==> flow/design.v <==
module segments_lut(input [4:0] score, output [13:0] segments);
    reg[13:0] seg;
    assign segments = seg;
    always @(score) begin
        case(score)
            5'd0  : seg = 14'b00000000111111;
            5'd1  : seg = 14'b00000000000011;
            5'd2  : seg = 14'b00000001101101;
            5'd3  : seg = 14'b00000001100111;
            5'd4  : seg = 14'b00000001010011;
            5'd5  : seg = 14'b00000001110110;
            5'd6  : seg = 14'b00000001111110;
            5'd7  : seg = 14'b00000000100011;
            5'd8  : seg = 14'b00000001111111;
            5'd9  : seg = 14'b00000001110111;
            5'd10 : seg = 14'b00000110111111;
            5'd11 : seg = 14'b00000110000011;
            5'd12 : seg = 14'b00000111101101;
            5'd13 : seg = 14'b00000111100111;
            5'd14 : seg = 14'b00000111010011;
            5'd15 : seg = 14'b00000111110110;
            5'd16 : seg = 14'b00000111111110;
            5'd17 : seg = 14'b00000110100011;
            5'd18 : seg = 14'b00000111111111;
            5'd19 : seg = 14'b00000111110111;
            5'd20 : seg = 14'b11011010111111;
            5'd21 : seg = 14'b11011010000011;
            5'd22 : seg = 14'b11011011101101;
            5'd23 : seg = 14'b11011011100111;
            5'd24 : seg = 14'b11011011010011;
            5'd25 : seg = 14'b11011011110110;
            5'd26 : seg = 14'b11011011111110;
            5'd27 : seg = 14'b11011010100011;
            5'd28 : seg = 14'b11011011111111;
            5'd29 : seg = 14'b11011011110111;
            5'd30 : seg = 14'b11001110111111;
            5'd31 : seg = 14'b11001110000011;
            default: seg = 7'b00000001111000;
        endcase
    end
endmodule
module video_encoder(input        clk, rst,
                                  bat_size,
                                  p1_win,
                                  p2_win,
                                  turn,
                                  start_state,
                     input [1:0]  mode,
                     input [4:0]  p1_score,
                                  p2_score,
                     input [9:0] p1_y,
                                  p2_y,
                                  ball_x,
                                  ball_y,
                                  x,
                                  y,
                     output       px_data);
    localparam LB = 20,     
               RB = 620,    
               TB = 20,     
               BB = 460,    
               thick = 6;  
    reg ML_ff , ML_nxt ,   
        FBL_ff, FBL_nxt,   
        FBR_ff, FBR_nxt,   
        SQ_ff , SQ_nxt ,   
        P1_ff , P1_nxt ,   
        P1F_ff, P1F_nxt,   
        P2_ff , P2_nxt ,   
        P2F_ff, P2F_nxt,   
        P2S_ff, P2S_nxt;   
    reg [5:0] size_ff, size_nxt;  
    wire [13:0] scl, scr;
    reg px_data_ff, px_data_nxt;
    assign px_data = px_data_ff;
    segments_lut segl(p1_score, scl);
    segments_lut segr(p2_score, scr);
    function automatic [2:0] column;
        input [9:0] tlx;
        input [6:0] size, size2, size3, size4, size5;
        begin
            if(x >= tlx && x < tlx + size) begin
                column = 0;
            end else
            if(x >= tlx + size && x < tlx + size2) begin
                column = 1;
            end else
            if(x >= tlx + size2 && x < tlx + size3) begin
                column = 2;
            end else
            if(x >= tlx + size3 && x < tlx + size4) begin
                column = 3;
            end else
            if(x >= tlx + size4 && x < tlx + size5) begin
                column = 4;
            end else column = 5;
        end
    endfunction
    function automatic letter_data;
        input [9:0] tlx, tly, x, y;
        input [4:0] letter;
        input [3:0] size;
        reg [0:29] seg;
        reg [6:0] size2, size3, size4, size5, size6;
        reg[2:0] col;
        letter_data = 1'b0;
        begin
            case(letter)
                5'd0  : seg = 30'b01110_10001_11111_10001_10001_10001;  
                5'd1  : seg = 30'b11110_10001_11110_10001_10001_11110;  
                5'd2  : seg = 30'b01110_10001_10000_10000_10001_01110;  
                5'd3  : seg = 30'b11110_10001_10001_10001_10001_11110;  
                5'd4  : seg = 30'b11111_10000_11100_10000_10000_11111;  
                5'd5  : seg = 30'b11111_10000_11100_10000_10000_10000;  
                5'd6  : seg = 30'b01110_10001_10000_10011_10001_01110;  
                5'd7  : seg = 30'b10001_10001_10001_11111_10001_10001;  
                5'd8  : seg = 30'b01110_00100_00100_00100_00100_01110;  
                5'd9  : seg = 30'b00010_00010_00010_00010_01010_00100;  
                5'd10 : seg = 30'b10001_10010_11100_10010_10001_10001;  
                5'd11 : seg = 30'b10000_10000_10000_10000_10000_11111;  
                5'd12 : seg = 30'b10001_11011_10101_10001_10001_10001;  
                5'd13 : seg = 30'b10001_11001_10101_10011_10001_10001;  
                5'd14 : seg = 30'b01110_10001_10001_10001_10001_01110;  
                5'd15 : seg = 30'b11110_10001_11110_10000_10000_10000;  
                5'd16 : seg = 30'b01100_10010_10010_10010_10010_01101;  
                5'd17 : seg = 30'b11110_10001_11110_10100_10010_10001;  
                5'd18 : seg = 30'b01111_10000_01110_00001_00001_11110;  
                5'd19 : seg = 30'b11111_00100_00100_00100_00100_00100;  
                5'd20 : seg = 30'b10001_10001_10001_10001_10001_01110;  
                5'd21 : seg = 30'b10001_10001_10001_01010_01010_00100;  
                5'd22 : seg = 30'b10001_10001_10001_10101_10101_01010;  
                5'd23 : seg = 30'b10001_01010_00100_01010_10001_10001;  
                5'd24 : seg = 30'b10001_01010_00100_00100_00100_00100;  
                5'd25 : seg = 30'b11111_00010_00100_01000_10000_11111;  
                5'd26 : seg = 30'b10000_10000_10000_10000_00000_10000;  
                5'd27 : seg = 30'b00100_01010_00010_00100_00000_00100;  
                5'd28 : seg = 30'b00000_00000_00000_00000_00000_00100;  
                5'd29 : seg = 30'b00000_00000_01110_00000_00000_00000;  
                5'd30 : seg = 30'b00100_01100_10100_00100_00100_00100;  
                5'd31 : seg = 30'b01110_10001_00010_00100_01000_11111;  
                default: seg = 30'b00000_00000_00000_00000_00000_00000;
            endcase
            size2 = size  + size;
            size3 = size2 + size;
            size4 = size3 + size;
            size5 = size4 + size;
            size6 = size5 + size;
            col = column(tlx, size, size2, size3, size4, size5);
            if(col != 5) begin
                if(y >= tly && y < tly + size ) begin
                    if(seg[col]) letter_data = 1'b1;
                end
                if(y >= tly + size  && y < tly + size2) begin
                    if(seg[5 + col]) letter_data = 1'b1;
                end
                if(y >= tly + size2 && y < tly + size3) begin
                    if(seg[10 + col]) letter_data = 1'b1;
                end
                if(y >= tly + size3 && y < tly + size4) begin
                    if(seg[15 + col]) letter_data = 1'b1;
                end
                if(y >= tly + size4 && y < tly + size5) begin
                    if(seg[20 + col]) letter_data = 1'b1;
                end
                if(y >= tly + size5 && y < tly + size6) begin
                    if(seg[25 + col]) letter_data = 1'b1;
                end
            end
        end
    endfunction
    always @* begin
        ML_nxt  = ML_ff ;
        FBL_nxt = FBL_ff;
        FBR_nxt = FBR_ff;
        SQ_nxt  = SQ_ff ;
        P1_nxt  = P1_ff ;
        P1F_nxt = P1F_ff;
        P2_nxt  = P2_ff ;
        P2F_nxt = P2F_ff;
        P2S_nxt = P2S_ff;
        size_nxt = size_ff;
        px_data_nxt = 1'b0;
        case(mode)
            2'b00 : begin  
                ML_nxt  = 1'b1;
                FBL_nxt = 1'b0;
                FBR_nxt = 1'b0;
                SQ_nxt  = 1'b0;
                P1_nxt  = 1'b1;
                P1F_nxt = 1'b0;
                P2_nxt  = 1'b1;
                P2F_nxt = 1'b0;
                P2S_nxt = 1'b0;
            end
            2'b01 : begin  
                ML_nxt  = 1'b1;
                FBL_nxt = 1'b1;
                FBR_nxt = 1'b1;
                SQ_nxt  = 1'b0;
                P1_nxt  = 1'b1;
                P1F_nxt = 1'b1;
                P2_nxt  = 1'b1;
                P2F_nxt = 1'b1;
                P2S_nxt = 1'b0;
            end
            2'b10 : begin  
                ML_nxt  = 1'b0;
                FBL_nxt = 1'b1;
                FBR_nxt = 1'b0;
                SQ_nxt  = 1'b1;
                P1_nxt  = 1'b0;
                P1F_nxt = 1'b1;
                P2_nxt  = 1'b0;
                P2F_nxt = 1'b0;
                P2S_nxt = 1'b1;
            end
            2'b11 : begin  
                ML_nxt  = 1'b0;
                FBL_nxt = 1'b1;
                FBR_nxt = 1'b0;
                SQ_nxt  = 1'b1;
                P1_nxt  = 1'b0;
                P1F_nxt = 1'b1;
                P2_nxt  = 1'b0;
                P2F_nxt = 1'b0;
                P2S_nxt = 1'b0;
            end
        endcase
        if(x >= LB && x < RB) begin
            if((y >= TB && y < TB + thick) || (y < BB && y >= BB - thick)) begin
                px_data_nxt = 1'b1;
            end
        end
        if(ML_ff) begin
            if(x >= 317 && x <= 323) begin
                if(   (y >= 36 && y < 46) ||
                      (y >= 56 && y < 66) ||
                      (y >= 76 && y < 86) ||
                    (y >=  96 && y < 106) ||
                    (y >= 116 && y < 126) ||
                    (y >= 136 && y < 146) ||
                    (y >= 156 && y < 166) ||
                    (y >= 176 && y < 186) ||
                    (y >= 196 && y < 206) ||
                    (y >= 216 && y < 226) ||
                    (y >= 235 && y < 245) ||
                    (y >= 254 && y < 264) ||
                    (y >= 274 && y < 284) ||
                    (y >= 294 && y < 304) ||
                    (y >= 314 && y < 324) ||
                    (y >= 334 && y < 344) ||
                    (y >= 354 && y < 364) ||
                    (y >= 374 && y < 384) ||
                    (y >= 394 && y < 404) ||
                    (y >= 414 && y < 424) ||
                    (y >= 434 && y < 444)
                ) begin
                    px_data_nxt = 1'b1;
                end
            end
        end
        if(FBL_ff) begin
            if(x >= LB && x < LB + thick) begin
                if((y >= TB && y < 130) || (y >= 350 && y < BB)) begin
                    px_data_nxt = 1'b1;
                end
            end
        end
        if(FBR_ff) begin
            if(x >= RB - thick && x < RB) begin
                if((y >= TB && y < 130) || (y >= 350 && y < BB)) begin
                    px_data_nxt = 1'b1;
                end
            end
        end
        if(SQ_ff) begin
            if(x >= LB && x < LB + thick) begin
                if(y >= 130 && y < 350) begin
                    px_data_nxt = 1'b1;
                end
            end
        end
        if(bat_size) begin
            size_nxt = 6'd15;
        end else begin
            size_nxt = 6'd25;
        end
        if(y >= p1_y - size_ff && y < p1_y + size_ff) begin
            if(P1_ff && x >= 40 && x < 46) begin
                px_data_nxt = 1'b1;
            end
            if(P1F_ff && x >= 484 && x < 490) begin
                px_data_nxt = 1'b1;
            end
        end
        if(y >= p2_y - size_ff && y < p2_y + size_ff) begin
            if(P2_ff && x >= 594 && x < 600) begin
                px_data_nxt = 1'b1;
            end
            if(P2F_ff && x >= 150 && x < 156) begin
                px_data_nxt = 1'b1;
            end
            if(P2S_ff && (x == 500 || x == 501 || x == 504 || x == 505)) begin
                px_data_nxt = 1'b1;
            end
        end
        if(x >= ball_x - 4 && x < ball_x + 4) begin
            if(y >= ball_y - 4 && y < ball_y + 4) begin
                px_data_nxt = 1'b1;
            end
        end
        if(x >= 282 && x < 300) begin
            if(y >= 50 && y <= 56) begin
                if(scl[5]) begin
                    px_data_nxt = 1'b1;
                end
            end
            if(y >= 62 && y <= 68) begin
                if(scl[6]) begin
                    px_data_nxt = 1'b1;
                end
            end
            if(y >= 74 && y <= 80) begin
                if(scl[2]) begin
                    px_data_nxt = 1'b1;
                end
            end
        end
        if(x >= 282 && x < 288) begin
            if(y >= 50 && y < 68) begin
                if(scl[4]) begin
                    px_data_nxt = 1'b1;
                end
            end
            if(y >= 62 && y < 80) begin
                if(scl[3]) begin
                    px_data_nxt = 1'b1;
                end
            end
        end
        if(x >= 294 && x < 300) begin
            if(y >= 50 && y < 68) begin
                if(scl[0]) begin
                    px_data_nxt = 1'b1;
                end
            end
            if(y >= 62 && y < 80) begin
                if(scl[1]) begin
                    px_data_nxt = 1'b1;
                end
            end
        end
        if(x >= 258 && x < 276) begin
            if(y >= 50 && y <= 56) begin
                if(scl[12]) begin
                    px_data_nxt = 1'b1;
                end
            end
            if(y >= 62 && y <= 68) begin
                if(scl[13]) begin
                    px_data_nxt = 1'b1;
                end
            end
            if(y >= 74 && y <= 80) begin
                if(scl[9]) begin
                    px_data_nxt = 1'b1;
                end
            end
        end
        if(x >= 258 && x < 264) begin
            if(y >= 50 && y < 68) begin
                if(scl[11]) begin
                    px_data_nxt = 1'b1;
                end
            end
            if(y >= 62 && y < 80) begin
                if(scl[10]) begin
                    px_data_nxt = 1'b1;
                end
            end
        end
        if(x >= 270 && x < 276) begin
            if(y >= 50 && y < 68) begin
                if(scl[7]) begin
                    px_data_nxt = 1'b1;
                end
            end
            if(y >= 62 && y < 80) begin
                if(scl[8]) begin
                    px_data_nxt = 1'b1;
                end
            end
        end
        if(x >= 340 && x < 358) begin
            if(y >= 50 && y <= 56) begin
                if(scr[12]) begin
                    px_data_nxt = 1'b1;
                end
            end
            if(y >= 62 && y <= 68) begin
                if(scr[13]) begin
                    px_data_nxt = 1'b1;
                end
            end
            if(y >= 74 && y <= 80) begin
                if(scr[9]) begin
                    px_data_nxt = 1'b1;
                end
            end
        end
        if(x >= 340 && x < 346) begin
            if(y >= 50 && y < 68) begin
                if(scr[11]) begin
                    px_data_nxt = 1'b1;
                end
            end
            if(y >= 62 && y < 80) begin
                if(scr[10]) begin
                    px_data_nxt = 1'b1;
                end
            end
        end
        if(x >= 352 && x < 358) begin
            if(y >= 50 && y < 68) begin
                if(scr[7]) begin
                    px_data_nxt = 1'b1;
                end
            end
            if(y >= 62 && y < 80) begin
                if(scr[8]) begin
                    px_data_nxt = 1'b1;
                end
            end
        end
        if(x >= 364 && x < 382) begin
            if(y >= 50 && y <= 56) begin
                if(scr[5]) begin
                    px_data_nxt = 1'b1;
                end
            end
            if(y >= 62 && y <= 68) begin
                if(scr[6]) begin
                    px_data_nxt = 1'b1;
                end
            end
            if(y >= 74 && y <= 80) begin
                if(scr[2]) begin
                    px_data_nxt = 1'b1;
                end
            end
        end
        if(x >= 364 && x < 370) begin
            if(y >= 50 && y < 68) begin
                if(scr[4]) begin
                    px_data_nxt = 1'b1;
                end
            end
            if(y >= 62 && y < 80) begin
                if(scr[3]) begin
                    px_data_nxt = 1'b1;
                end
            end
        end
        if(x >= 376 && x < 382) begin
            if(y >= 50 && y < 68) begin
                if(scr[0]) begin
                    px_data_nxt = 1'b1;
                end
            end
            if(y >= 62 && y < 80) begin
                if(scr[1]) begin
                    px_data_nxt = 1'b1;
                end
            end
        end
        if(mode == 2'b10) begin
            if(x >= 550  && x < 570 && y >= 50 && y < 70) px_data_nxt = letter_data(10'd550 , 10'd50, x, y, 5'd15, 4'd3);
            if(x >= 570  && x < 590 && y >= 50 && y < 70) begin
                if(!turn) begin
                    px_data_nxt = letter_data(10'd570 , 10'd50, x, y, 5'd30, 4'd3);
                end else begin
                    px_data_nxt = letter_data(10'd570 , 10'd50, x, y, 5'd31, 4'd3);
                end
            end                 
        end
        if(p1_win || p2_win) begin
            if(x >= 120 && x < 160 && y >= 190 && y < 240) px_data_nxt = letter_data(10'd120, 10'd190, x, y, 5'd24, 4'd6);
            if(x >= 160 && x < 200 && y >= 190 && y < 240) px_data_nxt = letter_data(10'd160, 10'd190, x, y, 5'd14, 4'd6);
            if(x >= 200 && x < 240 && y >= 190 && y < 240) px_data_nxt = letter_data(10'd200, 10'd190, x, y, 5'd20, 4'd6);
            if(p1_win) begin
                if(x >= 114 && x < 154 && y >= 240 && y < 290) px_data_nxt = letter_data(10'd114, 10'd240, x, y, 5'd22, 4'd6);
                if(x >= 154 && x < 194 && y >= 240 && y < 290) px_data_nxt = letter_data(10'd154, 10'd240, x, y, 5'd8,  4'd6);
                if(x >= 194 && x < 234 && y >= 240 && y < 290) px_data_nxt = letter_data(10'd194, 10'd240, x, y, 5'd13, 4'd6);
                if(x >= 234 && x < 274 && y >= 240 && y < 290) px_data_nxt = letter_data(10'd234, 10'd240, x, y, 5'd26, 4'd6);
            end else begin
                if(x >=  92 && x < 132 && y >= 240 && y < 290) px_data_nxt = letter_data(10'd92 , 10'd240, x, y, 5'd11, 4'd6);
                if(x >= 132 && x < 172 && y >= 240 && y < 290) px_data_nxt = letter_data(10'd132, 10'd240, x, y, 5'd14, 4'd6);
                if(x >= 172 && x < 212 && y >= 240 && y < 290) px_data_nxt = letter_data(10'd172, 10'd240, x, y, 5'd18, 4'd6);
                if(x >= 212 && x < 252 && y >= 240 && y < 290) px_data_nxt = letter_data(10'd212, 10'd240, x, y, 5'd4,  4'd6);
                if(x >= 252 && x < 292 && y >= 240 && y < 290) px_data_nxt = letter_data(10'd252, 10'd240, x, y, 5'd26, 4'd6);
            end
            if(mode != 2'b11) begin
                if(x >= 410 && x < 450 && y >= 190 && y < 240) px_data_nxt = letter_data(10'd410, 10'd190, x, y, 5'd24, 4'd6);
                if(x >= 450 && x < 490 && y >= 190 && y < 240) px_data_nxt = letter_data(10'd450, 10'd190, x, y, 5'd14, 4'd6);
                if(x >= 490 && x < 530 && y >= 190 && y < 240) px_data_nxt = letter_data(10'd490, 10'd190, x, y, 5'd20, 4'd6);
                if(p2_win) begin
                    if(x >= 404 && x < 444 && y >= 240 && y < 290) px_data_nxt = letter_data(10'd404, 10'd240, x, y, 5'd22, 4'd6);
                    if(x >= 444 && x < 484 && y >= 240 && y < 290) px_data_nxt = letter_data(10'd444, 10'd240, x, y, 5'd8,  4'd6);
                    if(x >= 484 && x < 524 && y >= 240 && y < 290) px_data_nxt = letter_data(10'd484, 10'd240, x, y, 5'd13, 4'd6);
                    if(x >= 524 && x < 564 && y >= 240 && y < 290) px_data_nxt = letter_data(10'd524, 10'd240, x, y, 5'd26, 4'd6);
                end else begin
                    if(x >= 382 && x < 422 && y >= 240 && y < 290) px_data_nxt = letter_data(10'd382, 10'd240, x, y, 5'd11, 4'd6);
                    if(x >= 422 && x < 462 && y >= 240 && y < 290) px_data_nxt = letter_data(10'd422, 10'd240, x, y, 5'd14, 4'd6);
                    if(x >= 462 && x < 502 && y >= 240 && y < 290) px_data_nxt = letter_data(10'd462, 10'd240, x, y, 5'd18, 4'd6);
                    if(x >= 502 && x < 542 && y >= 240 && y < 290) px_data_nxt = letter_data(10'd502, 10'd240, x, y, 5'd4,  4'd6);
                    if(x >= 542 && x < 582 && y >= 240 && y < 290) px_data_nxt = letter_data(10'd542, 10'd240, x, y, 5'd26, 4'd6);
                end
            end
        end
        if(start_state) begin
            if(x >= 70  && x < 85  && y >= 380 && y < 400) px_data_nxt = letter_data(10'd70 , 10'd380, x, y, 5'd15, 4'd2);
            if(x >= 85  && x < 100 && y >= 380 && y < 400) px_data_nxt = letter_data(10'd85 , 10'd380, x, y, 5'd17, 4'd2);
            if(x >= 100 && x < 115 && y >= 380 && y < 400) px_data_nxt = letter_data(10'd100, 10'd380, x, y, 5'd4 , 4'd2);
            if(x >= 115 && x < 130 && y >= 380 && y < 400) px_data_nxt = letter_data(10'd115, 10'd380, x, y, 5'd18, 4'd2);
            if(x >= 130 && x < 145 && y >= 380 && y < 400) px_data_nxt = letter_data(10'd130, 10'd380, x, y, 5'd18, 4'd2);
            if(x >= 160 && x < 175 && y >= 380 && y < 400) px_data_nxt = letter_data(10'd160, 10'd380, x, y, 5'd18, 4'd2);
            if(x >= 175 && x < 190 && y >= 380 && y < 400) px_data_nxt = letter_data(10'd175, 10'd380, x, y, 5'd19, 4'd2);
            if(x >= 190 && x < 205 && y >= 380 && y < 400) px_data_nxt = letter_data(10'd190, 10'd380, x, y, 5'd0 , 4'd2);
            if(x >= 205 && x < 220 && y >= 380 && y < 400) px_data_nxt = letter_data(10'd205, 10'd380, x, y, 5'd17, 4'd2);
            if(x >= 220 && x < 235 && y >= 380 && y < 400) px_data_nxt = letter_data(10'd220, 10'd380, x, y, 5'd19, 4'd2);
        end         
    end     
    always @(posedge clk or posedge rst) begin
        if(rst) begin
            ML_ff      <= 1'b0;
            FBL_ff     <= 1'b0;
            FBR_ff     <= 1'b0;
            SQ_ff      <= 1'b0;
            P1_ff      <= 1'b0;
            P1F_ff     <= 1'b0;
            P2_ff      <= 1'b0;
            P2F_ff     <= 1'b0;
            P2S_ff     <= 1'b0;
            size_ff    <= 6'd0;
            px_data_ff <= 1'b0;
        end else begin
            ML_ff      <= ML_nxt;
            FBL_ff     <= FBL_nxt;
            FBR_ff     <= FBR_nxt;
            SQ_ff      <= SQ_nxt;
            P1_ff      <= P1_nxt;
            P1F_ff     <= P1F_nxt;
            P2_ff      <= P2_nxt;
            P2F_ff     <= P2F_nxt;
            P2S_ff     <= P2S_nxt;
            size_ff    <= size_nxt;
            px_data_ff <= px_data_nxt;
        end
    end
endmodule
module color_module(
    input         clk, rst,
                  px_data,
                  enable,
    input   [1:0] mode,
    input  [9:0] x, y,
    output [29:0] color_data);
    reg [29:0] color_data_ff, color_data_nxt;
    assign color_data = color_data_ff;
    always @* begin
        color_data_nxt = color_data_ff;
        if(mode == 1'b00) begin  
            if(!px_data) begin
                color_data_nxt = 30'b1101000000_0101000000_0011000000;
            end else color_data_nxt = 30'b1111111111_1111111111_1111111111;
        end else if(mode == 1'b01) begin  
            if(!px_data) begin
                if(x > 0   && x <  80 ||
                   x > 160 && x < 240 ||
                   x > 320 && x < 400 ||
                   x > 480 && x < 560) begin
                    color_data_nxt = 30'b0010000000_1000000000_0010000000;
                   end else color_data_nxt = 30'b0000000000_0110000000_0000000000;
            end else color_data_nxt = 30'b1111111111_1111111111_1111111111;
        end else begin  
            if(!px_data) begin
                if(x % 10 == 0) begin  
                    color_data_nxt = 30'b1010000000_0110000000_0010000000;
                end else color_data_nxt = 30'b1100000000_1000000000_0100000000;  
                if((x/10)%2) begin  
                    if(y == 120 || y == 240 || y == 360) begin
                        color_data_nxt = 30'b1010000000_0110000000_0010000000;
                    end
                end else begin
                    if(y == 60 || y == 180 || y == 300 || y == 420) begin
                        color_data_nxt = 30'b1010000000_0110000000_0010000000;
                    end
                end
            end else color_data_nxt = 30'b1111111111_1111111111_1111111111;
        end
    end
    always @(posedge clk or posedge rst) begin
        if(rst) begin
            color_data_ff <= 30'b0000000000_0000000000_0000000000;
        end else if(enable) begin
            color_data_ff <= color_data_nxt;
        end else if(px_data) begin
            color_data_ff <= 30'b1111111111_1111111111_1111111111;
        end else begin
            color_data_ff <= 1'b0000000000_0000000000_0000000000;
        end
    end
endmodule
`timescale 1ns/1ns
module vga_controller(input clk, px_en, rst, input[29:0] px_data, output[9:0] px_h, px_v, 
                        output[9:0] RED, GRN, BLU, output HSYNC, VSYNC);
    reg hs_ff, hs_nxt, vs_ff, vs_nxt;
    reg[9:0] hcount_ff, hcount_nxt;
    reg[9:0] vcount_ff, vcount_nxt;
    wire[11:0] h_total = 12'd800, v_total = 12'd525;
    wire[9:0] h_data = 10'd640, v_data = 10'd480;
    wire[7:0] h_fp = 8'd16, h_bp = 8'd48, h_pw = 8'd96, v_fp = 8'd10, v_bp = 8'd33, v_pw = 8'd2;
    wire polarity = 1'b1;
    assign RED = (hcount_ff < h_data && vcount_ff < v_data) ? px_data[29:20] : 10'd0;
    assign GRN = (hcount_ff < h_data && vcount_ff < v_data) ? px_data[19:10] : 10'd0;
    assign BLU = (hcount_ff < h_data && vcount_ff < v_data) ? px_data[9:0]   : 10'd0;
    assign HSYNC = hs_ff;
    assign VSYNC = vs_ff;
    assign px_h = hcount_ff < h_data ? hcount_ff : 1'b0;
    assign px_v = vcount_ff < v_data ? vcount_ff : 1'b0;
    always @* begin
        hs_nxt = hs_ff;
        vs_nxt = vs_ff;
        hcount_nxt = hcount_ff + 10'd1;
        vcount_nxt = vcount_ff;
        if(hcount_ff == h_total - 1) begin
            hcount_nxt = 10'd0;
            vcount_nxt = vcount_ff + 10'd1;
        end
        if(hcount_ff == h_data + h_fp - 1) begin
            hs_nxt = !polarity;
        end
        if(hcount_ff == h_data + h_fp + h_pw - 1) begin
            hs_nxt = polarity;
        end
        if(vcount_ff == v_total - 1) begin
            vcount_nxt = 10'd0;
        end
        if(vcount_ff == v_data + v_fp - 1) begin
            vs_nxt = !polarity;
        end
        if(vcount_ff == v_data + v_fp + v_pw - 1) begin
            vs_nxt = polarity;
        end
    end
    always @(posedge clk or posedge rst) begin
        if(rst) begin
            hs_ff <= 1'b1;
            vs_ff <= 1'b1;
            hcount_ff <= 10'd0;
            vcount_ff <= 10'd0;
        end else if(px_en) begin
            hs_ff <= hs_nxt;
            vs_ff <= vs_nxt;
            hcount_ff <= hcount_nxt;
            vcount_ff <= vcount_nxt;
        end
    end
endmodule
module clk_divider(input clk, rst, output px_clk);
    reg px_clk_ff, px_clk_nxt;
    assign px_clk = px_clk_ff;
    always @* begin
        px_clk_nxt = ~px_clk_ff;
    end
    always @(posedge clk or posedge rst) begin
        if(rst) begin
            px_clk_ff <= 1'b0;
        end else begin
            px_clk_ff <= px_clk_nxt;
        end
    end
endmodule
module adc_reader(input clk, rst, input[8:0] adc, output sel, output[9:0] p1_y, p2_y);
    reg[9:0] p1_ff, p1_nxt, p2_ff, p2_nxt;
    reg sel_ff, sel_nxt;
    reg[4:0] counter_ff, counter_nxt;  
    assign p1_y = p1_ff;
    assign p2_y = p2_ff;
    assign sel = sel_ff;
    always @* begin
        sel_nxt = sel_ff;
        p1_nxt = p1_ff;
        p2_nxt = p2_ff;
        counter_nxt = counter_ff + 5'd1;
        if(!counter_ff) begin
            sel_nxt = sel_ff + 1'b1;  
            if(sel_ff) begin
                p2_nxt[8:0] = adc;
                p2_nxt[9] = 1'b0;
            end else begin
                p1_nxt[8:0] = adc;
                p1_nxt[9] = 1'b0;
            end
        end
    end
    always @(posedge clk or posedge rst) begin
        if(rst) begin
            p1_ff <= 9'd240;
            p2_ff <= 9'd240;
            sel_ff <= 1'b0;
            counter_ff <= 5'd1;
        end else begin
            p1_ff <= p1_nxt;
            p2_ff <= p2_nxt;
            sel_ff <= sel_nxt;
            counter_ff <= counter_nxt;
        end
    end
endmodule
module paddle_controller(input clk, rst, p, m, bat_size, output[9:0] p2_y);
    reg [3:0] counter_ff, counter_nxt;  
    reg [9:0] p2_ff, p2_nxt;
    assign p2_y = p2_ff;
    always @* begin
        p2_nxt = p2_ff;
        counter_nxt = counter_ff + 4'd1;
        if(!counter_ff) begin
            if(!p) begin
                p2_nxt = p2_ff + 10'd1;
            end
            if(!m) begin
                p2_nxt = p2_ff - 10'd1;
            end
        end
        if(bat_size) begin
            if(p2_ff < 10'd40)  p2_nxt = 10'd40;
            if(p2_ff > 10'd440) p2_nxt = 10'd440;
        end else begin
            if(p2_ff < 10'd50)  p2_nxt = 10'd50;
            if(p2_ff > 10'd430) p2_nxt = 10'd430;
        end
    end
    always @(posedge clk or posedge rst) begin
        if(rst) begin
            p2_ff <= 10'd240;
            counter_ff <= 4'd1;
        end else begin
            p2_ff <= p2_nxt;
            counter_ff <= counter_nxt;
        end
    end
endmodule
module heading_detect(input clk, rst, input [9:0] x, y, output xh, yh);
    reg xh_ff, xh_nxt, yh_ff, yh_nxt;
    reg [9:0] x_ff, x_nxt, y_ff, y_nxt;
    assign xh = xh_ff;
    assign yh = yh_ff;
    always @* begin
        x_nxt = x;
        y_nxt = y;
        if(x < x_ff)
            xh_nxt = 1'b0;
        else if(x > x_ff)
            xh_nxt = 1'b1;
        else  xh_nxt = xh_ff;
        if(y < y_ff)
            yh_nxt = 1'b0;
        else if(y > y_ff)
            yh_nxt = 1'b1;
        else  yh_nxt = yh_ff;
    end
    always @(posedge clk or posedge rst) begin
        if(rst) begin
            xh_ff <= 1'b1;
            yh_ff <= 1'b1;
            x_ff <= 10'd60;
            y_ff <= 10'd60;
        end else begin
            xh_ff <= xh_nxt;
            yh_ff <= yh_nxt;
            x_ff <= x_nxt;
            y_ff <= y_nxt;
        end
    end
endmodule
module auto_player(
    input clk, rst, en,
          turn, hit, wall,   
          start_state, 
          hard_mode,         
          xh, yh,            
    input [1:0] mode,        
    input [9:0] bx, by, py,  
    output p, m              
);
reg p_ff, p_nxt,  
    m_ff, m_nxt;  
reg [4:0] err_count_ff, err_count_nxt;
reg [5:0] error_ff, error_nxt;
reg wall_ff, wall_nxt;
assign p = p_ff;
assign m = m_ff;
always @* begin
    p_nxt = p_ff;
    m_nxt = m_ff;
    err_count_nxt = err_count_ff;
    error_nxt = error_ff;
    wall_nxt = wall_ff;
    if(!hard_mode) begin
        if(hit || (mode == 2'b10 && wall)) err_count_nxt = err_count_ff + 5'd1;
    end else err_count_nxt = 1'b0;
    if(start_state) begin
        wall_nxt = 1'b0;
    end
    if(wall) begin
        wall_nxt = 1'b1;
    end
    case(err_count_ff)
        5'd0  : error_nxt = 6'd0;
        5'd1  : error_nxt = 6'd5;
        5'd2  : error_nxt = 6'd26;
        5'd3  : error_nxt = 6'd29;
        5'd4  : error_nxt = 6'd0;
        5'd5  : error_nxt = 6'd30;
        5'd6  : error_nxt = 6'd26;
        5'd7  : error_nxt = 6'd28;
        5'd8  : error_nxt = 6'd5;
        5'd9  : error_nxt = 6'd7;
        5'd10 : error_nxt = 6'd40;
        5'd11 : error_nxt = 6'd26;
        5'd12 : error_nxt = 6'd24;
        5'd13 : error_nxt = 6'd19;
        5'd14 : error_nxt = 6'd29;
        5'd15 : error_nxt = 6'd26;
        5'd16 : error_nxt = 6'd31;
        5'd17 : error_nxt = 6'd5;
        5'd18 : error_nxt = 6'd28;
        5'd19 : error_nxt = 6'd31;
        5'd20 : error_nxt = 6'd27;
        5'd21 : error_nxt = 6'd0;
        5'd22 : error_nxt = 6'd17;
        5'd23 : error_nxt = 6'd31;
        5'd24 : error_nxt = 6'd26;
        5'd25 : error_nxt = 6'd27;
        5'd26 : error_nxt = 6'd26;
        5'd27 : error_nxt = 6'd28;
        5'd28 : error_nxt = 6'd31;
        5'd29 : error_nxt = 6'd34;
        5'd30 : error_nxt = 6'd8;
        5'd31 : error_nxt = 6'd26;
        default: error_nxt = 6'd0;
    endcase
    if((mode == 2'b00 && xh) || (mode == 2'b01 && wall_ff) || (mode == 2'b10 && turn)) begin  
            if(py < by - error_ff) begin
                p_nxt = 1'b0;
                m_nxt = 1'b1;
            end else if(py > by + error_ff) begin
                p_nxt = 1'b1;
                m_nxt = 1'b0;
            end else begin
                p_nxt = 1'b1;
                m_nxt = 1'b1;
            end
    end else begin  
        p_nxt = 1'b1;
        m_nxt = 1'b1; 
    end
end
always @(posedge clk or posedge rst) begin
    if(rst) begin
        p_ff <= 1'b0;
        m_ff <= 1'b0;
        err_count_ff <= 5'd0;
        error_ff <= 6'd0;
        wall_ff <= 1'b0;
    end else if(en) begin
        p_ff <= p_nxt;
        m_ff <= m_nxt;
        err_count_ff <= err_count_nxt;
        error_ff <= error_nxt;
        wall_ff <= wall_nxt;
    end else begin
        p_ff <= 1'b1;
        m_ff <= 1'b1;
    end
end
endmodule
module sound_output(input clk, rst, hit, wall, goal, output sound);
    reg hit_ff , wall_ff , goal_ff,
        hit_nxt, wall_nxt, goal_nxt,
        sound_ff, sound_nxt;
    reg [12:0] counter_ff, counter_nxt;  
    reg [5:0] pulse_ff, pulse_nxt;  
    assign sound = sound_ff;
    always @* begin
        counter_nxt = counter_ff + 13'd1;
        hit_nxt = hit_ff;
        wall_nxt = wall_ff;
        goal_nxt = goal_ff;
        sound_nxt = sound_ff;
        pulse_nxt = 6'd1;
        if(hit) hit_nxt = 1'b1;
        if(wall) wall_nxt = 1'b1;
        if(goal) goal_nxt = 1'b1;
        if(hit || wall || goal) counter_nxt = 13'b1;
        if(!counter_ff) begin
            hit_nxt = 1'b0;
            wall_nxt = 1'b0;
            goal_nxt = 1'b0;
        end
        if(hit_ff || wall_ff || goal_ff) begin
            pulse_nxt = pulse_ff + 6'd1;
            if(hit_ff) begin
                if(pulse_ff == 6'd25)
                    pulse_nxt = 6'd0;
            end
            if(wall_ff) begin
                if(pulse_ff == 6'd50)
                    pulse_nxt = 6'd0;
            end
            if(goal_ff) begin
                if(pulse_ff == 6'd13)
                    pulse_nxt = 6'd0;
            end
            if(!pulse_ff) begin
                sound_nxt = ~sound_ff;
            end
        end else sound_nxt = 1'b0;
    end
    always @(posedge clk or posedge rst) begin
        if(rst) begin
            counter_ff <= 13'd0;
            hit_ff <= 1'b0;
            wall_ff <= 1'b0;
            goal_ff <= 1'b0;
            sound_ff <= 1'b0;
            pulse_ff <= 6'd1;
        end else begin
            counter_ff <= counter_nxt;
            hit_ff <= hit_nxt;
            wall_ff <= wall_nxt;
            goal_ff <= goal_nxt;
            sound_ff <= sound_nxt;
            pulse_ff <= pulse_nxt;
        end
    end
endmodule
module game_controller( input clk, rst,     
                        input  [9:0] p1_in,        
                                      p2_in,       
                        input  [1:0]  mode,        
                                      max_score,   
                        input         ball_speed,  
                                      serve_type,  
                                      angle,       
                                      bat_size,    
                                      restart,     
                                      start,       
                        output        p1_win,      
                                      p2_win,      
                                      turn,        
                                      start_state, 
                                      hit,         
                                      wall,        
                                      goal,        
                        output [1:0]  mode_out,    
                        output [4:0]  p1_score,    
                                      p2_score,    
                        output [9:0]  ball_x,      
                                      ball_y);     
    localparam[1:0] START = 2'b00,
                    GAME  = 2'b01,
                    SERVE = 2'b10,
                    ENDG  = 2'b11;
    reg [1:0] state_ff, state_nxt;
    reg [1:0] mode_ff, mode_nxt;
    reg start_state_ff;
    reg hit_ff, hit_nxt, wall_ff, wall_nxt, goal_ff, goal_nxt;
    reg [9:0] x_ff, x_nxt, y_ff, y_nxt;  
    reg xh_ff, xh_nxt, yh_ff, yh_nxt;     
    reg [3:0] counter_ff, counter_nxt;   
    reg mini_counter_ff, mini_counter_nxt;
    reg ball_en_ff, ball_en_nxt;
    reg [4:0] rand_pos_ff, rand_pos_nxt;
    reg [1:0] move_counter_ff, move_counter_nxt;
    reg [4:0] p1_score_ff, p1_score_nxt, p2_score_ff, p2_score_nxt;  
    reg turn_ff, turn_nxt;  
    reg [4:0] win_score;
    reg win1_ff, win1_nxt, win2_ff, win2_nxt;
    reg [4:0] bat;
    assign mode_out = mode_ff;
    assign start_state = start_state_ff;
    assign hit = hit_ff;
    assign wall = wall_ff;
    assign goal = goal_ff;
    assign p1_win = win1_ff;
    assign p2_win = win2_ff;
    assign turn = turn_ff;
    assign p1_score = p1_score_ff;
    assign p2_score = p2_score_ff;
    assign ball_x = x_ff;
    assign ball_y = y_ff;
    function [1:0] angles;
        input [4:0] pos;
        case(pos)
            5'd0  : angles = 2'd0;
            5'd1  : angles = 2'd1;
            5'd2  : angles = 2'd2;
            5'd3  : angles = 2'd1;
            5'd4  : angles = 2'd2;
            5'd5  : angles = 2'd0;
            5'd6  : angles = 2'd0;
            5'd7  : angles = 2'd2;
            5'd8  : angles = 2'd1;
            5'd9  : angles = 2'd0;
            5'd10 : angles = 2'd1;
            5'd11 : angles = 2'd0;
            5'd12 : angles = 2'd1;
            5'd13 : angles = 2'd2;
            5'd14 : angles = 2'd2;
            5'd15 : angles = 2'd0;
            5'd16 : angles = 2'd2;
            5'd17 : angles = 2'd1;
            5'd18 : angles = 2'd2;
            5'd19 : angles = 2'd0;
            5'd20 : angles = 2'd0;
            5'd21 : angles = 2'd2;
            5'd22 : angles = 2'd1;
            5'd23 : angles = 2'd0;
            5'd24 : angles = 2'd1;
            5'd25 : angles = 2'd0;
            5'd26 : angles = 2'd2;
            5'd27 : angles = 2'd1;
            5'd28 : angles = 2'd1;
            5'd29 : angles = 2'd0;
            5'd30 : angles = 2'd0;
            5'd31 : angles = 2'd2;
            default : angles = 2'd0;
        endcase
    endfunction
    always @* begin
        state_nxt = state_ff;
        mode_nxt = mode_ff;
        hit_nxt = 1'b0;
        wall_nxt = 1'b0;
        goal_nxt = 1'b0;
        p1_score_nxt = p1_score_ff;
        p2_score_nxt = p2_score_ff;
        turn_nxt = turn_ff;
        win1_nxt = win1_ff;
        win2_nxt = win2_ff;
        counter_nxt = counter_ff + 4'd1;
        mini_counter_nxt = mini_counter_ff;
        move_counter_nxt = move_counter_ff;
        rand_pos_nxt = rand_pos_ff;
        x_nxt = x_ff;
        y_nxt = y_ff;
        xh_nxt = xh_ff;
        yh_nxt = yh_ff;
        ball_en_nxt = ball_en_ff;
        case(state_ff)
            START : begin
                mode_nxt = mode;
                p1_score_nxt = 5'b0;
                p2_score_nxt = 5'b0;
                win1_nxt = 1'b0;
                win2_nxt = 1'b0;
                x_nxt = 10'd60;
                y_nxt = 10'd60;
                xh_nxt = 1'b1;
                yh_nxt = 1'b1;
                ball_en_nxt = 1'b0;
                turn_nxt = 1'b0;
                if(start) state_nxt = GAME;
            end
            GAME  : begin
                ball_en_nxt = 1'b1;
            end
            SERVE : begin
                ball_en_nxt = 1'b0;
                if(p1_score_ff >= win_score || p2_score_ff >= win_score) begin
                    state_nxt = ENDG;
                    if(p1_score_ff > p2_score_ff)
                        win1_nxt = 1'b1;
                    else win2_nxt = 1'b1;
                end else if(serve_type) state_nxt = GAME;
            end
            ENDG  : begin
                ball_en_nxt = 1'b1;
                if(restart) state_nxt = START;
            end
        endcase
        if(!counter_ff) begin
            mini_counter_nxt = mini_counter_ff + 1'b1;
        end
        if((!mini_counter_ff || ball_speed) && !counter_ff && ball_en_ff) begin
            move_counter_nxt = move_counter_ff + 1'b1;
            if(xh_ff) begin  
                x_nxt = x_ff + 10'd1;
            end else begin
                x_nxt = x_ff - 10'd1;
            end
            if(!angle || move_counter_ff == angles(rand_pos_ff)) begin
                move_counter_nxt = 2'b00;
                if(yh_ff) begin
                    y_nxt = y_ff + 10'd1;
                end else begin
                    y_nxt = y_ff - 10'd1;
                end
            end
        end
        case(mode_ff)
            2'b00 : begin  
                if(x_ff <= 10'd15) begin
                    xh_nxt = 1'b1;
                    x_nxt = 10'd160;
                    p2_score_nxt = p2_score_ff + 5'd1;
                    if(state_ff == GAME) state_nxt = SERVE;
                    goal_nxt = 1'b1;
                end
                if(x_ff >= 10'd625) begin
                    xh_nxt = 1'b0;
                    x_nxt = 10'd480;
                    p1_score_nxt = p1_score_ff + 5'd1;
                    if(state_ff == GAME) state_nxt = SERVE;
                    goal_nxt = 1'b1;
                end
            end
            2'b01 : begin  
                if(x_ff <= 10'd30) begin
                    if(!(y_ff >= 10'd134 && y_ff <= 10'd344)) begin
                        xh_nxt = 1'b1;
                        x_nxt = 10'd31;
                        wall_nxt = 1'b1;
                    end else if(x_ff <= 10'd15) begin
                        xh_nxt = 1'b1;
                        x_nxt = 10'd160;
                        p2_score_nxt = p2_score_ff + 5'd1;
                        if(state_ff == GAME) state_nxt = SERVE;
                        goal_nxt = 1'b1;
                    end
                end
                if(x_ff >= 10'd610) begin
                    if(!(y_ff >= 10'd134 && y_ff <= 10'd344)) begin
                        xh_nxt = 1'b0;
                        x_nxt = 10'd609;
                        wall_nxt = 1'b1;
                    end else if(x_ff >= 10'd625) begin
                        xh_nxt = 1'b0;
                        x_nxt = 10'd480;
                        p1_score_nxt = p1_score_ff + 5'd1;
                        if(state_ff == GAME) state_nxt = SERVE;
                        goal_nxt = 1'b1;
                    end
                end
            end
            2'b10 : begin  
                if(x_ff <= 10'd30) begin
                    xh_nxt = 1'b1;
                    x_nxt = 10'd31;
                    rand_pos_nxt = rand_pos_ff + 2'd1;
                    wall_nxt = 1'b1;
                end
                if(x_ff >= 625) begin
                    x_nxt = 10'd100;
                    goal_nxt = 1'b1;
                    if(turn_ff) begin
                        p1_score_nxt = p1_score_ff + 5'd1;
                        if(state_ff == GAME) state_nxt = SERVE;
                    end else begin
                        p2_score_nxt = p2_score_ff + 5'd1;
                        if(state_ff == GAME) state_nxt = SERVE;
                    end
                end
            end
            2'b11 : begin  
                if(x_ff <= 10'd30) begin
                    xh_nxt = 1'b1;
                    x_nxt = 10'd31;
                    rand_pos_nxt = rand_pos_ff + 2'd1;
                    wall_nxt = 1'b1;
                end
                if(x_ff >= 10'd625) begin
                    x_nxt = 10'd100;
                    p2_score_nxt = p2_score_ff + 5'd1;
                    if(state_ff == GAME) state_nxt = SERVE;
                    goal_nxt = 1'b1;
                end
            end
        endcase
        if(mode_ff== 2'b00 || mode_ff== 2'b01) begin  
            if(x_ff >= 10'd40 && x_ff < 10'd49 && y_ff >= p1_in - 4 - bat && y_ff <= p1_in + 4 + bat) begin
                xh_nxt = 1'b1;
                x_nxt = 10'd50;
                rand_pos_nxt = rand_pos_ff + 2'd1;
                hit_nxt = 1'b1;
            end
            if(x_ff >= 10'd591 && x_ff < 10'd600 && y_ff >= p2_in - 4 - bat && y_ff <= p2_in + 4 + bat) begin
                xh_nxt = 1'b0;
                x_nxt = 10'd590;
                rand_pos_nxt = rand_pos_ff + 2'd1;
                hit_nxt = 1'b1;
            end
        end
        if(mode_ff== 2'b01) begin  
            if(x_ff >= 10'd484 && x_ff < 10'd494 && y_ff >= p1_in - 4 - bat && y_ff <= p1_in + 4 + bat) begin
                xh_nxt = 1'b1;
                x_nxt = 10'd495;
                rand_pos_nxt = rand_pos_ff + 2'd1;
                hit_nxt = 1'b1;
                if(y_ff < 10'd240) begin
                    yh_nxt = 1'b1;
                end else begin
                    yh_nxt = 1'b0;
                end
            end
            if(x_ff >= 10'd146 && x_ff < 10'd156 && y_ff >= p2_in - 4 - bat && y_ff <= p2_in + 4 + bat) begin
                xh_nxt = 1'b0;
                x_nxt = 10'd145;
                rand_pos_nxt = rand_pos_ff + 2'd1;
                hit_nxt = 1'b1;
                if(y_ff < 10'd240) begin
                    yh_nxt = 1'b1;
                end else begin
                    yh_nxt = 1'b0;
                end
            end
        end
        if(mode_ff== 2'b10) begin  
            if(x_ff >= 10'd496 && x_ff < 10'd506 && y_ff >= p2_in - 4 - bat && y_ff <= p2_in + 4 + bat && turn_ff) begin
                xh_nxt = 1'b0;
                x_nxt = 10'd479;
                rand_pos_nxt = rand_pos_ff + 2'd1;
                turn_nxt = turn_ff + 1'b1;
                hit_nxt = 1'b1;
            end
        end
        if(mode_ff== 2'b10 || mode_ff== 2'b11) begin  
            if(x_ff >= 10'd480 && x_ff < 10'd490 && y_ff >= p1_in - 4 - bat && y_ff <= p1_in + 4 + bat && !turn_ff) begin
                xh_nxt = 1'b0;
                x_nxt = 10'd479;
                rand_pos_nxt = rand_pos_ff + 2'd1;
                if(mode == 2'b10) turn_nxt = turn_ff + 1'b1;
                if(mode_ff== 2'b11) begin
                    p1_score_nxt = p1_score_ff + 5'd1;
                    if(p1_score_ff >= max_score) state_nxt = SERVE;
                end
                hit_nxt = 1'b1;
            end
        end
        if(y_ff <= 10'd30) begin
            yh_nxt = 1'b1;
            y_nxt = 10'd31;
            wall_nxt = 1'b1;
        end
        if(y_ff >= 10'd450) begin
            yh_nxt = 1'b0;
            y_nxt = 10'd445;
            wall_nxt = 1'b1;
        end
    end
    always @(posedge clk or posedge rst) begin
        if(rst) begin 
            state_ff <= START;
            mode_ff <= 2'b00;
            start_state_ff <= 1'b0;
            hit_ff <= 1'b0;
            wall_ff <= 1'b0;
            goal_ff <= 1'b0;
            p1_score_ff <= 5'd0;
            p2_score_ff <= 5'd0;
            turn_ff <= 1'b0;
            win_score <= 5'd10;
            win1_ff <= 1'b0;
            win2_ff <= 1'b0;
            counter_ff <= 4'd1;
            mini_counter_ff <= 1'b1;
            move_counter_ff <= 1'b1;
            rand_pos_ff <= 5'd0;
            x_ff <= 10'd60;
            y_ff <= 10'd60;
            xh_ff <= 1'b1;
            yh_ff <= 1'b1;
            ball_en_ff <= 1'b0;
            bat <= 5'd25;
        end else begin
            state_ff <= state_nxt;
            mode_ff <= mode_nxt;
            if(state_ff != ENDG) begin
                p1_score_ff <= p1_score_nxt;
                p2_score_ff <= p2_score_nxt;
            end
            if(state_ff == START)
                start_state_ff <= 1'b1;
            else start_state_ff <= 1'b0;
            if(state_ff != ENDG) begin
                hit_ff <= hit_nxt;
                wall_ff <= wall_nxt;
                goal_ff <= goal_nxt;
            end else begin
                hit_ff <= 1'b0;
                wall_ff <= 1'b0;
                goal_ff <= 1'b0;
            end
            win1_ff <= win1_nxt;
            win2_ff <= win2_nxt;
            turn_ff <= turn_nxt;
            counter_ff <= counter_nxt;
            mini_counter_ff <= mini_counter_nxt;
            move_counter_ff <= move_counter_nxt;
            rand_pos_ff <= rand_pos_nxt;
            x_ff <= x_nxt;
            y_ff <= y_nxt;
            xh_ff <= xh_nxt;
            yh_ff <= yh_nxt;
            ball_en_ff <= ball_en_nxt;
            if(bat_size) begin
                bat <= 5'd15;
            end else begin
                bat <= 5'd25;
            end
            case(max_score)
            2'b00 : win_score <= 5'd10;
            2'b01 : win_score <= 5'd15;
            2'b10 : win_score <= 5'd20;
            2'b11 : win_score <= 5'd30;
        endcase
        end
    end
endmodule
module top(input clk, rst, ball_speed, serve_type, angle, bat_size, restart, start, en_color, auto, hard_mode, input[3:0] mode, max_score, input[8:0] adc, output sel, size, output sound, output [9:0] RED, GRN, BLU, output HSYNC, VSYNC, px_clk, blank);
    wire [9:0] x, y, p1_y, p2_y, bx, by;
    reg [9:0] p2_y_ff;
    wire px_data_out;
    wire [29:0] px_data_in;
    wire [4:0] score1, score2;
    wire p1_win, p2_win, turn, start_state, hit, wall, goal;
    wire p2p, p2m, xh, yh;
    wire [1:0] game_mode;
    reg[1:0] mode_in, score_in;
    wire [9:0] ap2_y, pp2_y;
    assign blank = 1'b1;
    assign size = bat_size;
    assign p2_y = p2_y_ff;
    always @(posedge clk) begin
        if(auto) p2_y_ff <= ap2_y;
        else p2_y_ff <= pp2_y;
    end
    always @(posedge clk or posedge rst) begin
        if(rst) begin
            mode_in <= 2'b00;
            score_in <= 2'b00;
        end else begin
        if(mode[0]) mode_in <= 2'b00;
        if(mode[1]) mode_in <= 2'b01;
        if(mode[2]) mode_in <= 2'b10;
        if(mode[3]) mode_in <= 2'b11;
        if(max_score[0]) score_in <= 2'b00;
        if(max_score[1]) score_in <= 2'b01;
        if(max_score[2]) score_in <= 2'b10;
        if(max_score[3]) score_in <= 2'b11;
        end
    end
    paddle_controller pctrl(clk, rst, p2p, p2m, bat_size, ap2_y);
    heading_detect heading_detect(clk, rst, bx, by, xh, yh);
    auto_player auto_player(clk, rst, auto, turn, hit, wall, start_state, hard_mode, xh, yh, game_mode, bx, by, ap2_y, p2p, p2m);
    adc_reader adc_reader(clk, rst, adc, sel, p1_y, pp2_y);
    clk_divider clk_divider(clk, rst, px_clk);
    sound_output sound_output(clk, rst, hit, wall, goal, sound);
    game_controller game_controller(clk, rst, p1_y, p2_y, mode_in, score_in, ball_speed, serve_type, angle, bat_size, restart, start, p1_win, p2_win, turn, start_state, hit, wall, goal, game_mode, score1, score2, bx, by);
    video_encoder video_encoder(clk, rst, bat_size, p1_win, p2_win, turn, start_state, game_mode, score1, score2, p1_y, p2_y, bx, by, x, y, px_data_out);
    color_module color_module(clk, rst, px_data_out, en_color, game_mode, x, y, px_data_in);
    vga_controller vga_controller(clk, ~px_clk, rst, px_data_in, x, y, RED, GRN, BLU, HSYNC, VSYNC);
endmodule
## Step by step through the tools: top

The steps from the RTL of top to its reports follow in flow order.
Lines are those of the file above, counted from 1.
Operators carry their Yosys type and port widths (W data, S select, Z words).
A cell with - has no value.

| set-up | value |
|---|---|
| design top | top |
| clock port | clk |
| library | sky130hd |
| timing corner | tt_025C_1v80 |

## Word level

Source: Yosys, flattened and elaborated, memories not mapped. Widths are those after wreduce. Registers that Yosys merges into a memory's read port (data or address) are not register bits. Print and check cells do not count.
Memory sizes are those after Yosys's memory passes, which may raise the word count (mostly to a power of two), join words into wider ones and drop unused or constant bits.

| operators by class | value |
|---|---|
| divide/modulo/power cells | 2 |
| bitwise operators | 4 |
| $mul | 0 |
| equal/unequal tests | 75 |
| mux-type cells | 1408 |
| shifts and indexed selects | 222 |
| $lt $le $gt $ge | 516 |
| add/sub/neg operators | 446 |
| reduce/logical cells | 444 |

Operators with widths:

| kind | count |
|---|---|
| $shiftx A30 B32 Y1 | 222 |
| $sub A5 B32 Y32 const A | 185 |
| $mux W30 | 113 |
| $mux W1 | 903 |
| $ge A10 B8 Y1 const B | 83 |
| $lt A10 B8 Y1 const B | 83 |
| $lt A10 B9 Y1 const B | 76 |
| $mux W3 | 250 |
| $ge A10 B9 Y1 const B | 74 |
| $add A5 B3 Y6 const A | 74 |
| $mux W10 | 43 |
| $ge A10 B7 Y1 const B | 39 |
| $lt A10 B7 Y1 const B | 38 |
| $add A4 B3 Y5 const A | 74 |
| $logic_and A1 B1 Y1 | 358 |
| $lt A10 B10 Y1 const B | 34 |
| $ge A10 B10 Y1 const B | 31 |
| $sub A5 B3 Y6 const A | 37 |
| $add A3 B3 Y4 const A | 37 |
| $mux W5 | 29 |
| $ge A10 B32 Y1 | 4 |
| $div A10 B4 Y32 const B | 1 |
| $mod A10 B4 Y32 const B | 1 |
| $ne A3 B3 Y1 const B | 37 |
| $ge A10 B6 Y1 const B | 11 |
| $lt A10 B6 Y1 const B | 9 |
| $eq A10 B9 Y1 const B | 9 |
| $mux W29 | 3 |

Not listed: further kinds 78, cells in them 259.

| bit counts | value |
|---|---|
| flip-flop bits (word level) | 224 |
| ROM bits | 1088 |
| elaborated cells | 3178 |
| latch bits | 0 |
| memory cells | 4 |
| RAM bits | 0 |
| word width x clocked read ports | 6 |

Memory list:

| memory | words | bits a word | rd ports | write ports | RTL line | RTL |
|---|---|---|---|---|---|---|
| (no name shown) | 32 | 13 | 1 | 0 | 5 |  |
| (no name shown) | 32 | 13 | 1 | 0 | 5 |  |
| (no name shown) | 32 | 6 | 1 | 0 | 819 | `case(err_count_ff)` |
| (no name shown) | 32 | 2 | 1 | 0 | 1006 | `case(pos)` |

## Logic depth

Yosys ltp: most cells in a row. Word level: on the elaborated netlist, between registers, memories and ports. Mapped: between sequential cells and ports; inverters and the memories' decode and read muxes count.

| logic depth | value |
|---|---|
| word-level depth | 153 |
| ABC_AREA | 1 |
| mapped depth | 69 |

## After synthesis

Source: synth_stat.txt of the flow (Yosys; design flattened, memories mapped). It holds for the ABC_AREA given above (unset counts as 0); a run with the other value may have another netlist.
Totals and module areas in this step are rounded.

Cell types:

| type | count |
|---|---|
| sky130_fd_sc_hd__ha_1 | 865 |
| sky130_fd_sc_hd__nand2_1 | 1454 |
| sky130_fd_sc_hd__inv_1 | 1138 |
| sky130_fd_sc_hd__dfrtp_1 | 157 |
| sky130_fd_sc_hd__o21ai_0 | 560 |
| sky130_fd_sc_hd__nor2_1 | 688 |
| sky130_fd_sc_hd__nand3_1 | 502 |
| sky130_fd_sc_hd__a21oi_1 | 420 |
| sky130_fd_sc_hd__xor2_1 | 216 |
| sky130_fd_sc_hd__dfstp_2 | 38 |
| sky130_fd_sc_hd__xnor2_1 | 107 |
| sky130_fd_sc_hd__o211ai_1 | 117 |
| sky130_fd_sc_hd__nor3_1 | 167 |
| sky130_fd_sc_hd__nand4_1 | 90 |
| sky130_fd_sc_hd__o2111ai_1 | 50 |
| sky130_fd_sc_hd__a31oi_1 | 63 |
| sky130_fd_sc_hd__clkbuf_1 | 86 |
| sky130_fd_sc_hd__a211oi_1 | 35 |

Not listed: further types 69, cells in them 693.

| synthesis totals | value |
|---|---|
| mapped cells | 7446 |
| mapped area | 47260 µm² |
| buffers | 125 |
| flip-flops | 205 |
| sequential area | 5127 µm² |

## Timing after synthesis

Source: OpenSTA report_checks on the synthesized netlist (no wires, ideal clock, input and output delay 20% of the period each), path of least setup slack; recovery checks are left aside. Register names are those of the netlist, which keeps one name where synthesis merged equal registers.

| path after synthesis | value |
|---|---|
| path type | reg2reg |
| start | register vga_controller.hcount_ff[7] |
| end | register video_encoder.px_data_ff |
| slack | 4.107 ns |
| path delay | 5.893 ns |
| data required time | 9.877 ns |
| stages on the path | 67 |
| data arrival time | 5.770 ns |
| setup time | 0.123 ns |
| period | 10.0 ns |
| synthesis period reached | 5.893 ns |

"path delay" = arrival - input delay + setup time.
"stages on the path" counts driving pins, that of a launching flip-flop among them; a cell with two outputs on the path counts twice.
"synthesis period reached" = period - worst setup slack (recovery checks aside). The figure is calculated, with input and output delays left at 20% of the set period.
Between the ends stands the longest chain of elaborated cells between them, by number of cells; it is not shown to be the way that was timed. Of several equally long chains one is given.
A line is the first line of the expression or statement that the cell stems from. Yosys adds cells for indexed reads and writes and turns some case tables into memories.

| on the way, after synthesis | value |
|---|---|
| path through | sky130_fd_sc_hd__dfrtp_1 sky130_fd_sc_hd__buf_4 sky130_fd_sc_hd__o21ai_4 sky130_fd_sc_hd__nand2_2 sky130_fd_sc_hd__buf_2 sky130_fd_sc_hd__nor2_1 sky130_fd_sc_hd__o21ai_0 sky130_fd_sc_hd__nand2_1 sky130_fd_sc_hd__inv_1 sky130_fd_sc_hd__nand2_1 sky130_fd_sc_hd__nand3_1 sky130_fd_sc_hd__inv_1 sky130_fd_sc_hd__ha_1 sky130_fd_sc_hd__ha_1 sky130_fd_sc_hd__ha_1 sky130_fd_sc_hd__o21ai_0 sky130_fd_sc_hd__nand2_1 sky130_fd_sc_hd__a32oi_1 (+31 left out) sky130_fd_sc_hd__nand2_1 sky130_fd_sc_hd__nand2_1 sky130_fd_sc_hd__nand2_1 sky130_fd_sc_hd__nand2_1 sky130_fd_sc_hd__nand2_1 sky130_fd_sc_hd__nand2_1 sky130_fd_sc_hd__nand2_1 sky130_fd_sc_hd__nand2_1 sky130_fd_sc_hd__nand2_1 sky130_fd_sc_hd__nand2_1 sky130_fd_sc_hd__nand2_1 sky130_fd_sc_hd__nand2_1 sky130_fd_sc_hd__nand2_1 sky130_fd_sc_hd__nand2_1 sky130_fd_sc_hd__nand2_1 sky130_fd_sc_hd__nand2_1 sky130_fd_sc_hd__nand2_1 sky130_fd_sc_hd__a21oi_1 |
| cells in the longest elaborated chain | 134 |
| elaborated cells on any way between the ends | 2463 |

Ends and longest elaborated chain, after synthesis:

| element | RTL line | RTL |
|---|---|---|
| start, declared | 618 | `reg[9:0] hcount_ff, hcount_nxt;` |
| start, assigned | 660 | `hcount_ff <= 10'd0;` |
| start, assigned | 665 | `hcount_ff <= hcount_nxt;` |
| $lt A10 B10 Y1 | 629 | `assign px_h = hcount_ff < h_data ? hcount_ff : 1'b0;` |
| $mux W10 | 629 |  |
| $ge A10 B5 Y1 | 229 | `if(x >= LB && x < RB) begin` |
| $logic_and A1 B1 Y1 | 229 |  |
| $mux W1 | 229 |  |
| $mux W1 | 236 | `if(   (y >= 36 && y < 46) \|\|` |
| $mux W1 | 235 | `if(x >= 317 && x <= 323) begin` |
| (+120 left out) | - |  |
| $mux W1 | 525 | `if(x >= 130 && x < 145 && y >= 380 && y < 400) px_data_nxt = letter_data(10'd130, 10'd380, x, y, 5'd18, 4'd2);` |
| $mux W1 | 526 | `if(x >= 160 && x < 175 && y >= 380 && y < 400) px_data_nxt = letter_data(10'd160, 10'd380, x, y, 5'd18, 4'd2);` |
| $mux W1 | 527 | `if(x >= 175 && x < 190 && y >= 380 && y < 400) px_data_nxt = letter_data(10'd175, 10'd380, x, y, 5'd19, 4'd2);` |
| $mux W1 | 528 | `if(x >= 190 && x < 205 && y >= 380 && y < 400) px_data_nxt = letter_data(10'd190, 10'd380, x, y, 5'd0 , 4'd2);` |
| $mux W1 | 529 | `if(x >= 205 && x < 220 && y >= 380 && y < 400) px_data_nxt = letter_data(10'd205, 10'd380, x, y, 5'd17, 4'd2);` |
| $mux W1 | 530 | `if(x >= 220 && x < 235 && y >= 380 && y < 400) px_data_nxt = letter_data(10'd220, 10'd380, x, y, 5'd19, 4'd2);` |
| $mux W1 | 520 | `if(start_state) begin` |
| end, assigned | 545 | `px_data_ff <= 1'b0;` |
| end, assigned | 557 | `px_data_ff <= px_data_nxt;` |
| end, declared | 74 | `reg px_data_ff, px_data_nxt;` |

## Worst path after layout

From the final timing report of flow run A: the path of least setup slack in the routed layout; clock arrival at registers is part of the times.

| path after layout | value |
|---|---|
| path type | reg2reg |
| start | register vga_controller.hcount_ff[7] |
| end | register video_encoder.px_data_ff |
| setup time | 0.15 ns |
| slack | -1.47 ns |
| data arrival time | 7.47 ns |
| period | 5.56 ns |
| data required time | 6.00 ns |
| stages on the path | 53 |

Between the ends stands the longest chain of elaborated cells between them, by number of cells; it is not shown to be the way that was timed. Of several equally long chains one is given.

| on the way, after layout | value |
|---|---|
| path through | sky130_fd_sc_hd__dfrtp_2 sky130_fd_sc_hd__o21ai_4 sky130_fd_sc_hd__buf_12 sky130_fd_sc_hd__nand2_4 sky130_fd_sc_hd__nand2_4 sky130_fd_sc_hd__inv_4 sky130_fd_sc_hd__nand2_2 sky130_fd_sc_hd__nor2_1 sky130_fd_sc_hd__nand4_1 sky130_fd_sc_hd__inv_1 sky130_fd_sc_hd__nor2_4 sky130_fd_sc_hd__ha_2 sky130_fd_sc_hd__ha_1 sky130_fd_sc_hd__ha_1 sky130_fd_sc_hd__inv_1 sky130_fd_sc_hd__nor2_1 sky130_fd_sc_hd__nand2_1 sky130_fd_sc_hd__a21oi_1 (+17 left out) sky130_fd_sc_hd__nand2_1 sky130_fd_sc_hd__nand2_1 sky130_fd_sc_hd__nand2_2 sky130_fd_sc_hd__nand2_2 sky130_fd_sc_hd__nand2_2 sky130_fd_sc_hd__nand2_4 sky130_fd_sc_hd__nand2_2 sky130_fd_sc_hd__nand2_2 sky130_fd_sc_hd__nand2_1 sky130_fd_sc_hd__nand2_1 sky130_fd_sc_hd__nand2_1 sky130_fd_sc_hd__nand2_1 sky130_fd_sc_hd__nand2_1 sky130_fd_sc_hd__nand2_1 sky130_fd_sc_hd__nand2_1 sky130_fd_sc_hd__nand2_2 sky130_fd_sc_hd__nand2_2 sky130_fd_sc_hd__a21oi_4 |
| cells in the longest elaborated chain | 134 |
| elaborated cells on any way between the ends | 2463 |

Ends and longest elaborated chain, after layout:

| element | RTL line | RTL |
|---|---|---|
| start, declared | 618 | `reg[9:0] hcount_ff, hcount_nxt;` |
| start, assigned | 660 | `hcount_ff <= 10'd0;` |
| start, assigned | 665 | `hcount_ff <= hcount_nxt;` |
| $lt A10 B10 Y1 | 629 | `assign px_h = hcount_ff < h_data ? hcount_ff : 1'b0;` |
| $mux W10 | 629 |  |
| $ge A10 B5 Y1 | 229 | `if(x >= LB && x < RB) begin` |
| $logic_and A1 B1 Y1 | 229 |  |
| $mux W1 | 229 |  |
| $mux W1 | 236 | `if(   (y >= 36 && y < 46) \|\|` |
| $mux W1 | 235 | `if(x >= 317 && x <= 323) begin` |
| (+120 left out) | - |  |
| $mux W1 | 525 | `if(x >= 130 && x < 145 && y >= 380 && y < 400) px_data_nxt = letter_data(10'd130, 10'd380, x, y, 5'd18, 4'd2);` |
| $mux W1 | 526 | `if(x >= 160 && x < 175 && y >= 380 && y < 400) px_data_nxt = letter_data(10'd160, 10'd380, x, y, 5'd18, 4'd2);` |
| $mux W1 | 527 | `if(x >= 175 && x < 190 && y >= 380 && y < 400) px_data_nxt = letter_data(10'd175, 10'd380, x, y, 5'd19, 4'd2);` |
| $mux W1 | 528 | `if(x >= 190 && x < 205 && y >= 380 && y < 400) px_data_nxt = letter_data(10'd190, 10'd380, x, y, 5'd0 , 4'd2);` |
| $mux W1 | 529 | `if(x >= 205 && x < 220 && y >= 380 && y < 400) px_data_nxt = letter_data(10'd205, 10'd380, x, y, 5'd17, 4'd2);` |
| $mux W1 | 530 | `if(x >= 220 && x < 235 && y >= 380 && y < 400) px_data_nxt = letter_data(10'd220, 10'd380, x, y, 5'd19, 4'd2);` |
| $mux W1 | 520 | `if(start_state) begin` |
| end, assigned | 545 | `px_data_ff <= 1'b0;` |
| end, assigned | 557 | `px_data_ff <= px_data_nxt;` |
| end, declared | 74 | `reg px_data_ff, px_data_nxt;` |

Ticket comment

Measured data: module top, platform sky130hd, 5 stored runs of the flow under differing settings, order arbitrary. Input and output delays are each 20% of the period that was set; the output load is 0.01 pF.
"period achieved": clock period set for the run, less the worst setup slack. It is reckoned from that one timing run; input and output delays stay at 20% of the period that was set.
By "total power after layout" is meant OpenSTA's value without simulated activity: inputs other than the clock are taken to toggle once in ten clock periods, and the tool carries that through the logic.
The results are shown rounded.

#### Flow run A

| setting | value |
|---|---|
| ABC_AREA | `1` |
| CAP_MARGIN | `35` |
| CELL_PAD_IN_SITES_DETAIL_PLACEMENT | `0` |
| CELL_PAD_IN_SITES_GLOBAL_PLACEMENT | `2` |
| CORE_ASPECT_RATIO | `1.39` |
| CORE_MARGIN | `7` |
| CORE_UTILIZATION | `37` |
| GPL_ROUTABILITY_DRIVEN | `1` |
| GPL_TIMING_DRIVEN | `0` |
| PLACE_DENSITY | `0.77` |
| SLEW_MARGIN | `20` |
| TNS_END_PERCENT | `50` |
| period_ns | `5.56` |

| result | value |
|---|---|
| area inside the die boundary | 138100 µm² |
| worst slack on setup checks | -1.468 ns |
| period achieved | 7.028 ns |
| total negative slack | -1.565 ns |
| total power after layout | 5.634 mW |
| synthesized cell area | 47260 µm² |
| smallest hold slack | 0.409 ns |
| standard-cell area after routing | 54060 µm² |

#### Flow run B

| setting | value |
|---|---|
| ABC_AREA | `1` |
| CAP_MARGIN | `25` |
| CORE_UTILIZATION | `37` |
| SETUP_SLACK_MARGIN | `1.06` |
| SLEW_MARGIN | `0` |
| TNS_END_PERCENT | `35` |
| period_ns | `5.56` |
| CORE_MARGIN | `2` |

| result | value |
|---|---|
| area inside the die boundary | 130600 µm² |
| worst slack on setup checks | -0.594 ns |
| period achieved | 6.154 ns |
| total negative slack | -0.694 ns |
| total power after layout | 6.063 mW |
| synthesized cell area | 47260 µm² |
| smallest hold slack | 0.423 ns |
| standard-cell area after routing | 64830 µm² |

#### Flow run C

| setting | value |
|---|---|
| ABC_AREA | `1` |
| CORE_UTILIZATION | `40` |
| PLACE_DENSITY | `0.6` |
| period_ns | `8.61` |
| CAP_MARGIN | `20` |
| CORE_MARGIN | `2` |
| SLEW_MARGIN | `20` |

| result | value |
|---|---|
| area inside the die boundary | 120900 µm² |
| worst slack on setup checks | 0.589 ns |
| period achieved | 8.021 ns |
| total negative slack | 0.000 ns |
| total power after layout | 3.600 mW |
| synthesized cell area | 47260 µm² |
| smallest hold slack | 0.440 ns |
| standard-cell area after routing | 50590 µm² |

#### Flow run D

| setting | value |
|---|---|
| ABC_AREA | `1` |
| CORE_UTILIZATION | `40` |
| PLACE_DENSITY | `0.6` |
| SETUP_SLACK_MARGIN | `0.72` |
| period_ns | `8.61` |
| CAP_MARGIN | `20` |
| CORE_MARGIN | `2` |
| SLEW_MARGIN | `20` |

| result | value |
|---|---|
| area inside the die boundary | 120900 µm² |
| worst slack on setup checks | 1.259 ns |
| period achieved | 7.351 ns |
| total negative slack | 0.000 ns |
| total power after layout | 3.598 mW |
| synthesized cell area | 47260 µm² |
| smallest hold slack | 0.439 ns |
| standard-cell area after routing | 50820 µm² |

#### Flow run E

| setting | value |
|---|---|
| CELL_PAD_IN_SITES_DETAIL_PLACEMENT | `2` |
| CORE_UTILIZATION | `63` |
| MAX_ROUTING_LAYER | `met5` |
| SLEW_MARGIN | `30` |
| period_ns | `13.3` |
| CAP_MARGIN | `20` |
| CORE_MARGIN | `2` |

No results, placement failed with DPL-0033.
